==> flow/design.v <==
`timescale 1ns / 1ps
module pid_controller(
    input  logic        clk,
    input  logic        rst_n,
    input  logic [15:0] setpoint,
    input  logic [15:0] feedback,
    input  logic [15:0] Kp,
    input  logic [15:0] Ki,
    input  logic [15:0] Kd,
    input  logic [15:0] clk_prescaler,
    output logic [15:0] control_signal
);
    logic signed [16:0]  error_s;         
    logic signed [16:0]  prev_error_s;
    logic signed [31:0]  integral_s;      
    logic signed [31:0]  derivative_s;
    logic [15:0] clk_divider;
    logic        sampling_flag;
    logic signed [31:0] kp_mul, ki_mul;
    logic signed [31:0] kd_mul;
    logic signed [31:0] control_calc;
    always_ff @(posedge clk or negedge rst_n) begin
        if (!rst_n) begin
            clk_divider    <= 16'h0000;
            sampling_flag  <= 1'b0;
        end else if (clk_divider == clk_prescaler) begin
            clk_divider    <= 16'h0000;
            sampling_flag  <= 1'b1;
        end else begin
            clk_divider    <= clk_divider + 16'd1;
            sampling_flag  <= 1'b0;
        end
    end
    always_comb begin
        error_s = $signed({1'b0, setpoint}) - $signed({1'b0, feedback});
        kp_mul = $signed({1'b0, Kp}) * error_s;
        ki_mul = $signed({1'b0, Ki}) * error_s;
        kd_mul = $signed({1'b0, Kd}) * (error_s - prev_error_s);
        control_calc = kp_mul + integral_s + kd_mul;
    end
    always_ff @(posedge clk or negedge rst_n) begin
        if (!rst_n) begin
            prev_error_s   <= '0;
            integral_s     <= '0;
            derivative_s   <= '0;
            control_signal <= 16'h0000;
        end else if (sampling_flag) begin
            integral_s   <= integral_s + ki_mul;
            derivative_s <= kd_mul;
            control_signal <= control_calc[15:0];
            prev_error_s <= error_s;
        end
    end
endmodule
`timescale 1ns/1ps
module top (
  input  logic        clk,
  input  logic        rst_n,
  input  logic [15:0] setpoint,
  input  logic [15:0] feedback,
  input  logic [15:0] Kp,
  input  logic [15:0] Ki,
  input  logic [15:0] Kd,
  input  logic [15:0] clk_prescaler,
  output logic [15:0] control_signal
);
  pid_controller u_dut (
    .clk(clk),
    .rst_n(rst_n),
    .setpoint(setpoint),
    .feedback(feedback),
    .Kp(Kp),
    .Ki(Ki),
    .Kd(Kd),
    .clk_prescaler(clk_prescaler),
    .control_signal(control_signal)
  );
endmodule
Reports on top:

What the tools print for top, step after step.
Lines are those of the file above, counted from 1.
Operators: Yosys type, input widths -> output width; for muxes data width and select width s.
The mark n/a stands for no value.

* design top: top
* clock port: clk
* standard-cell library: sky130hd
* timing corner: tt_025C_1v80

Elaborated design:

Counts by Yosys on the flattened word-level netlist (proc, flatten, opt, wreduce; memories kept). Register bits leave out memories and registers merged into their read ports (data or address); mux counts leave out enables and synchronous resets folded into registers. Print and check cells are left out. Cells with the same type and inputs are merged into one.

* output and inout bits: 16
* register bits after elaboration: 82
* word-level cells: 17

* multiply operators: 3
* add/sub/neg operators: 6
* multiplexer cells: 2
* eq/ne operators: 1

Operators by type and width (count)
* $mul 17x17->32: 1
* $mul 17x32->16: 1
* $mul 17x17->16: 1
* $add 16x16->16: 2
* $add 32x32->32: 1
* $sub 17x17->18: 1
* $sub 16x16->17: 1
* $add 16x1->16 const B: 1
* $eq 16x16->1: 1
* $mux 16: 1
* $mux 1: 1

Logic depth:

Yosys ltp: most cells in a row. Word level: on the elaborated netlist, between registers, memories and ports. Mapped: between sequential cells and ports; inverters and the memories' decode and read muxes count.

* depth in word-level cells: 4
* ABC_AREA: 0
* gate-level depth with buffers: 42
* depth with buffers taken out: 41

Netlist:

The flow's flattened synthesis, as Yosys stat reports it; memories are mapped. The netlist is that of the ABC_AREA named above (0 if unset); the other value can give another one.

Cell types
* sky130_fd_sc_hd__fa_1: count 293, total area 5.87E+03 µm²
* sky130_fd_sc_hd__ha_1: count 195, total area 2439.84 µm²
* sky130_fd_sc_hd__dfrtp_1: count 65, total area 1626.56 µm²
* sky130_fd_sc_hd__inv_1: count 411, total area 1542.73 µm²
* sky130_fd_sc_hd__and2_1: count 181, total area 1.13E+03 µm²
* sky130_fd_sc_hd__xnor2_1: count 113, total area 989.699 µm²
* sky130_fd_sc_hd__nand2_1: count 221, total area 829.546 µm²
* sky130_fd_sc_hd__xor2_1: count 32, total area 280.269 µm²
* sky130_fd_sc_hd__xnor3_1: count 11, total area 247.738 µm²
* sky130_fd_sc_hd__nor2b_1: count 36, total area 225.216 µm²
* sky130_fd_sc_hd__clkbuf_1: count 57, total area 213.955 µm²
* sky130_fd_sc_hd__o21ai_0: count 39, total area 195.187 µm²
* sky130_fd_sc_hd__mux2_2: count 16, total area 180.173 µm²
* sky130_fd_sc_hd__a21oi_1: count 30, total area 150.144 µm²
* sky130_fd_sc_hd__nand2b_1: count 23, total area 143.888 µm²
* sky130_fd_sc_hd__nor2_1: count 31, total area 116.362 µm²
* sky130_fd_sc_hd__a21o_1: count 12, total area 90.086 µm²
* sky130_fd_sc_hd__o21bai_1: count 9, total area 67.565 µm²

Not listed: further types 34, cells in them 81.

* sequential part of the area: 1626.6 µm²
* mapped flip-flops: 65
* mapped area: 16932.5 µm²
* standard cells after synthesis: 1856

The figures by module come from a second, unflattened synthesis with its own total; it is not the netlist above.

* cells (unflattened synthesis): 1945
* area total of the unflattened synthesis: 17204.0 µm²

Each row is one instance without its submodules.

Modules
* pid_controller: instances 1, area 17204.0 µm², cells 1945, sequential area 1626.6 µm²
* top: instances 1, area 0.0 µm², cells 0, sequential area 0.0 µm²

Timing after synthesis:

Source: OpenSTA report_checks on the synthesized netlist (no wires, ideal clock, input and output delay 20% of the period each), path of least setup slack; recovery checks are left aside. Register names are those of the netlist, which keeps one name where synthesis merged equal registers.

* path kind: input -> register
* from: input setpoint[0]
* to: register u_dut.control_signal[15]
* required time: 12.375 ns
* external input delay: 2.500 ns
* time at the first pin: 2.500 ns
* delay of the path: 10.399 ns
* clock period: 12.5 ns
* arrival: 12.774 ns
* driving pins on the path: 40
* library setup time: 0.125 ns
* slack: -0.399 ns
* synthesis period reached: 12.899 ns

"delay of the path" = arrival - input delay + setup time.
"driving pins on the path": output pins that drive a net of the path, with the launching flip-flop's if there is one; two outputs of one cell count as two.
"synthesis period reached" = period - worst setup slack (recovery checks aside). The figure is calculated, with input and output delays left at 20% of the set period.
Between the ends stands the longest chain of elaborated cells between them, by number of cells; it is not shown to be the way that was timed. Of several equally long chains one is given.
A line is the first line of the expression or statement that the cell stems from. Yosys adds cells for indexed reads and writes and turns some case tables into memories.

* cell sequence: sky130_fd_sc_hd__inv_1 sky130_fd_sc_hd__ha_1 sky130_fd_sc_hd__inv_1 sky130_fd_sc_hd__fa_1 sky130_fd_sc_hd__a211oi_1 sky130_fd_sc_hd__o21bai_1 sky130_fd_sc_hd__a21oi_1 sky130_fd_sc_hd__xnor2_1 sky130_fd_sc_hd__clkbuf_1 sky130_fd_sc_hd__ha_1 sky130_fd_sc_hd__a21o_1 sky130_fd_sc_hd__a221oi_1 sky130_fd_sc_hd__a21bo_2 sky130_fd_sc_hd__a311oi_1 sky130_fd_sc_hd__xnor2_1 sky130_fd_sc_hd__and2_1 sky130_fd_sc_hd__fa_1 sky130_fd_sc_hd__inv_1 [... 4 more ...] sky130_fd_sc_hd__inv_1 sky130_fd_sc_hd__fa_1 sky130_fd_sc_hd__fa_1 sky130_fd_sc_hd__fa_1 sky130_fd_sc_hd__inv_1 sky130_fd_sc_hd__fa_1 sky130_fd_sc_hd__xnor2_1 sky130_fd_sc_hd__xnor2_1 sky130_fd_sc_hd__xnor2_1 sky130_fd_sc_hd__xnor2_1 sky130_fd_sc_hd__xnor2_1 sky130_fd_sc_hd__xnor2_1 sky130_fd_sc_hd__xnor2_1 sky130_fd_sc_hd__xnor3_1 sky130_fd_sc_hd__xnor3_1 sky130_fd_sc_hd__xnor3_1 sky130_fd_sc_hd__xnor3_1 sky130_fd_sc_hd__mux2_4
* length of the longest elaborated chain: 4
* elaborated cells between the ends (all ways): 6

RTL lines, path post-synthesis
* from (decl): line 59 `input  logic [15:0] setpoint,`
* $sub 16x16->17: line 35 `error_s = $signed({1'b0, setpoint}) - $signed({1'b0, feedback});`
* $mul 17x17->16: line 36 `kp_mul = $signed({1'b0, Kp}) * error_s;`
* $add 16x16->16 (2 in a row): line 39 `control_calc = kp_mul + integral_s + kd_mul;`
* to (assign): line 46 `control_signal <= 16'h0000;`
* to (assign): line 50 `control_signal <= control_calc[15:0];`
* to (decl): line 11 `output logic [15:0] control_signal`

Some nets on the timed path still bear RTL names; the line given drives or declares the net.

Named nets, post-synthesis (line)
* u_dut.error_s[6]: 35

Path in the finished layout:

From the final timing report of flow run A: the path of least setup slack in the routed layout; clock arrival at registers is part of the times.

* path kind: input -> register
* from: input feedback[1]
* to: register u_dut.control_signal[15]
* required time: 13.85 ns
* library setup time: 0.11 ns
* external input delay: 2.72 ns
* slack: 0.45 ns
* arrival: 13.40 ns
* time at the first pin: 2.72 ns
* driving pins on the path: 41
* clock period: 13.6 ns

Between the ends stands the longest chain of elaborated cells between them, by number of cells; it is not shown to be the way that was timed. Of several equally long chains one is given.

* cell sequence: sky130_fd_sc_hd__clkdlybuf4s50_1 sky130_fd_sc_hd__inv_1 sky130_fd_sc_hd__ha_1 sky130_fd_sc_hd__nor2b_1 sky130_fd_sc_hd__o31a_1 sky130_fd_sc_hd__o21ai_2 sky130_fd_sc_hd__o21ai_2 sky130_fd_sc_hd__a21oi_2 sky130_fd_sc_hd__o21bai_1 sky130_fd_sc_hd__xor2_2 sky130_fd_sc_hd__clkbuf_8 sky130_fd_sc_hd__ha_1 sky130_fd_sc_hd__and2_1 sky130_fd_sc_hd__a22o_1 sky130_fd_sc_hd__a311oi_4 sky130_fd_sc_hd__xnor2_2 sky130_fd_sc_hd__and2_1 sky130_fd_sc_hd__fa_1 [... 5 more ...] sky130_fd_sc_hd__inv_1 sky130_fd_sc_hd__fa_1 sky130_fd_sc_hd__fa_1 sky130_fd_sc_hd__fa_1 sky130_fd_sc_hd__inv_1 sky130_fd_sc_hd__fa_2 sky130_fd_sc_hd__xnor2_2 sky130_fd_sc_hd__xnor2_1 sky130_fd_sc_hd__xnor2_1 sky130_fd_sc_hd__xnor2_1 sky130_fd_sc_hd__xnor2_1 sky130_fd_sc_hd__xnor2_1 sky130_fd_sc_hd__xnor2_1 sky130_fd_sc_hd__xnor3_1 sky130_fd_sc_hd__xnor3_1 sky130_fd_sc_hd__xnor3_1 sky130_fd_sc_hd__xnor3_1 sky130_fd_sc_hd__mux2_4
* length of the longest elaborated chain: 4
* elaborated cells between the ends (all ways): 6

RTL lines, path after layout
* from (decl): line 60 `input  logic [15:0] feedback,`
* $sub 16x16->17: line 35 `error_s = $signed({1'b0, setpoint}) - $signed({1'b0, feedback});`
* $mul 17x17->16: line 36 `kp_mul = $signed({1'b0, Kp}) * error_s;`
* $add 16x16->16 (2 in a row): line 39 `control_calc = kp_mul + integral_s + kd_mul;`
* to (assign): line 46 `control_signal <= 16'h0000;`
* to (assign): line 50 `control_signal <= control_calc[15:0];`
* to (decl): line 11 `output logic [15:0] control_signal`

Some nets on the timed path still bear RTL names; the line given drives or declares the net.

Named nets, after layout (line)
* u_dut.error_s[11]: 35

Flow measurements of top on sky130hd: 3 stored runs with different settings, listed in no order. Input and output delays are each 20% of the period that was set; the output load is 0.01 pF.
By "clock period achieved" is meant the clock period of the run minus its worst setup slack. This is arithmetic on one report: input and output delays are still those of the set period (20% each).
"worst setup path time" is the time allowed to the run's worst setup path (the clock period less input and output delay, where it has them) less its slack. Clock arrival times count: a late capture clock shortens it, a late launch clock lengthens it.

### Flow run A

Settings: `CAP_MARGIN=10`, `CORE_ASPECT_RATIO=1.74`, `CORE_MARGIN=10`, `CORE_UTILIZATION=40`, `CTS_CLUSTER_SIZE=82`, `GPL_TIMING_DRIVEN=0`, `HOLD_SLACK_MARGIN=0.15`, `MAX_ROUTING_LAYER=met4`, `period_ns=13.6`, `SLEW_MARGIN=20`

- Yosys chip area after synthesis: 16932.5 µm²
- Die area: 51278.2 µm²
- Standard-cell area of the final layout: 19377.3 µm²
- Utilization of the finished layout: 46.3%
- Smallest setup slack: 0.450 ns
- Post-route setup TNS: 0.000 ns
- Final worst hold slack: 0.509 ns
- Clock period achieved: 13.150 ns
- Worst setup path time: 10.43 ns
- Critical path kind: input -> register

### Flow run B

Settings: `ABC_AREA=1`, `CAP_MARGIN=40`, `CELL_PAD_IN_SITES_GLOBAL_PLACEMENT=2`, `CORE_ASPECT_RATIO=1.57`, `CORE_MARGIN=10`, `CTS_CLUSTER_DIAMETER=165`, `CTS_CLUSTER_SIZE=26`, `GPL_ROUTABILITY_DRIVEN=0`, `GPL_TIMING_DRIVEN=0`, `MAX_ROUTING_LAYER=met4`, `MIN_ROUTING_LAYER=met1`, `PLACE_DENSITY_LB_ADDON=0.15`, `SETUP_SLACK_MARGIN=0.78`, `SLEW_MARGIN=0`, `TNS_END_PERCENT=45`, `period_ns=10.9`, `CORE_UTILIZATION=40`

- Yosys chip area after synthesis: 17956.0 µm²
- Die area: 53980.5 µm²
- Standard-cell area of the final layout: 21998.6 µm²
- Utilization of the finished layout: 49.4%
- Smallest setup slack: 0.536 ns
- Post-route setup TNS: 0.000 ns
- Final worst hold slack: 0.471 ns
- Clock period achieved: 10.364 ns
- Worst setup path time: 8.18 ns
- Critical path kind: input -> register

### Flow run C

Settings: `CAP_MARGIN=10`, `CORE_UTILIZATION=40`, `CTS_CLUSTER_SIZE=82`, `period_ns=13.6`, `CORE_MARGIN=2`, `SLEW_MARGIN=20`

- Yosys chip area after synthesis: 16932.5 µm²
- Die area: 43993.0 µm²
- Standard-cell area of the final layout: 19178.4 µm²
- Utilization of the finished layout: 45.8%
- Smallest setup slack: 0.483 ns
- Post-route setup TNS: 0.000 ns
- Final worst hold slack: 0.503 ns
- Clock period achieved: 13.117 ns
- Worst setup path time: 10.40 ns
- Critical path kind: input -> register
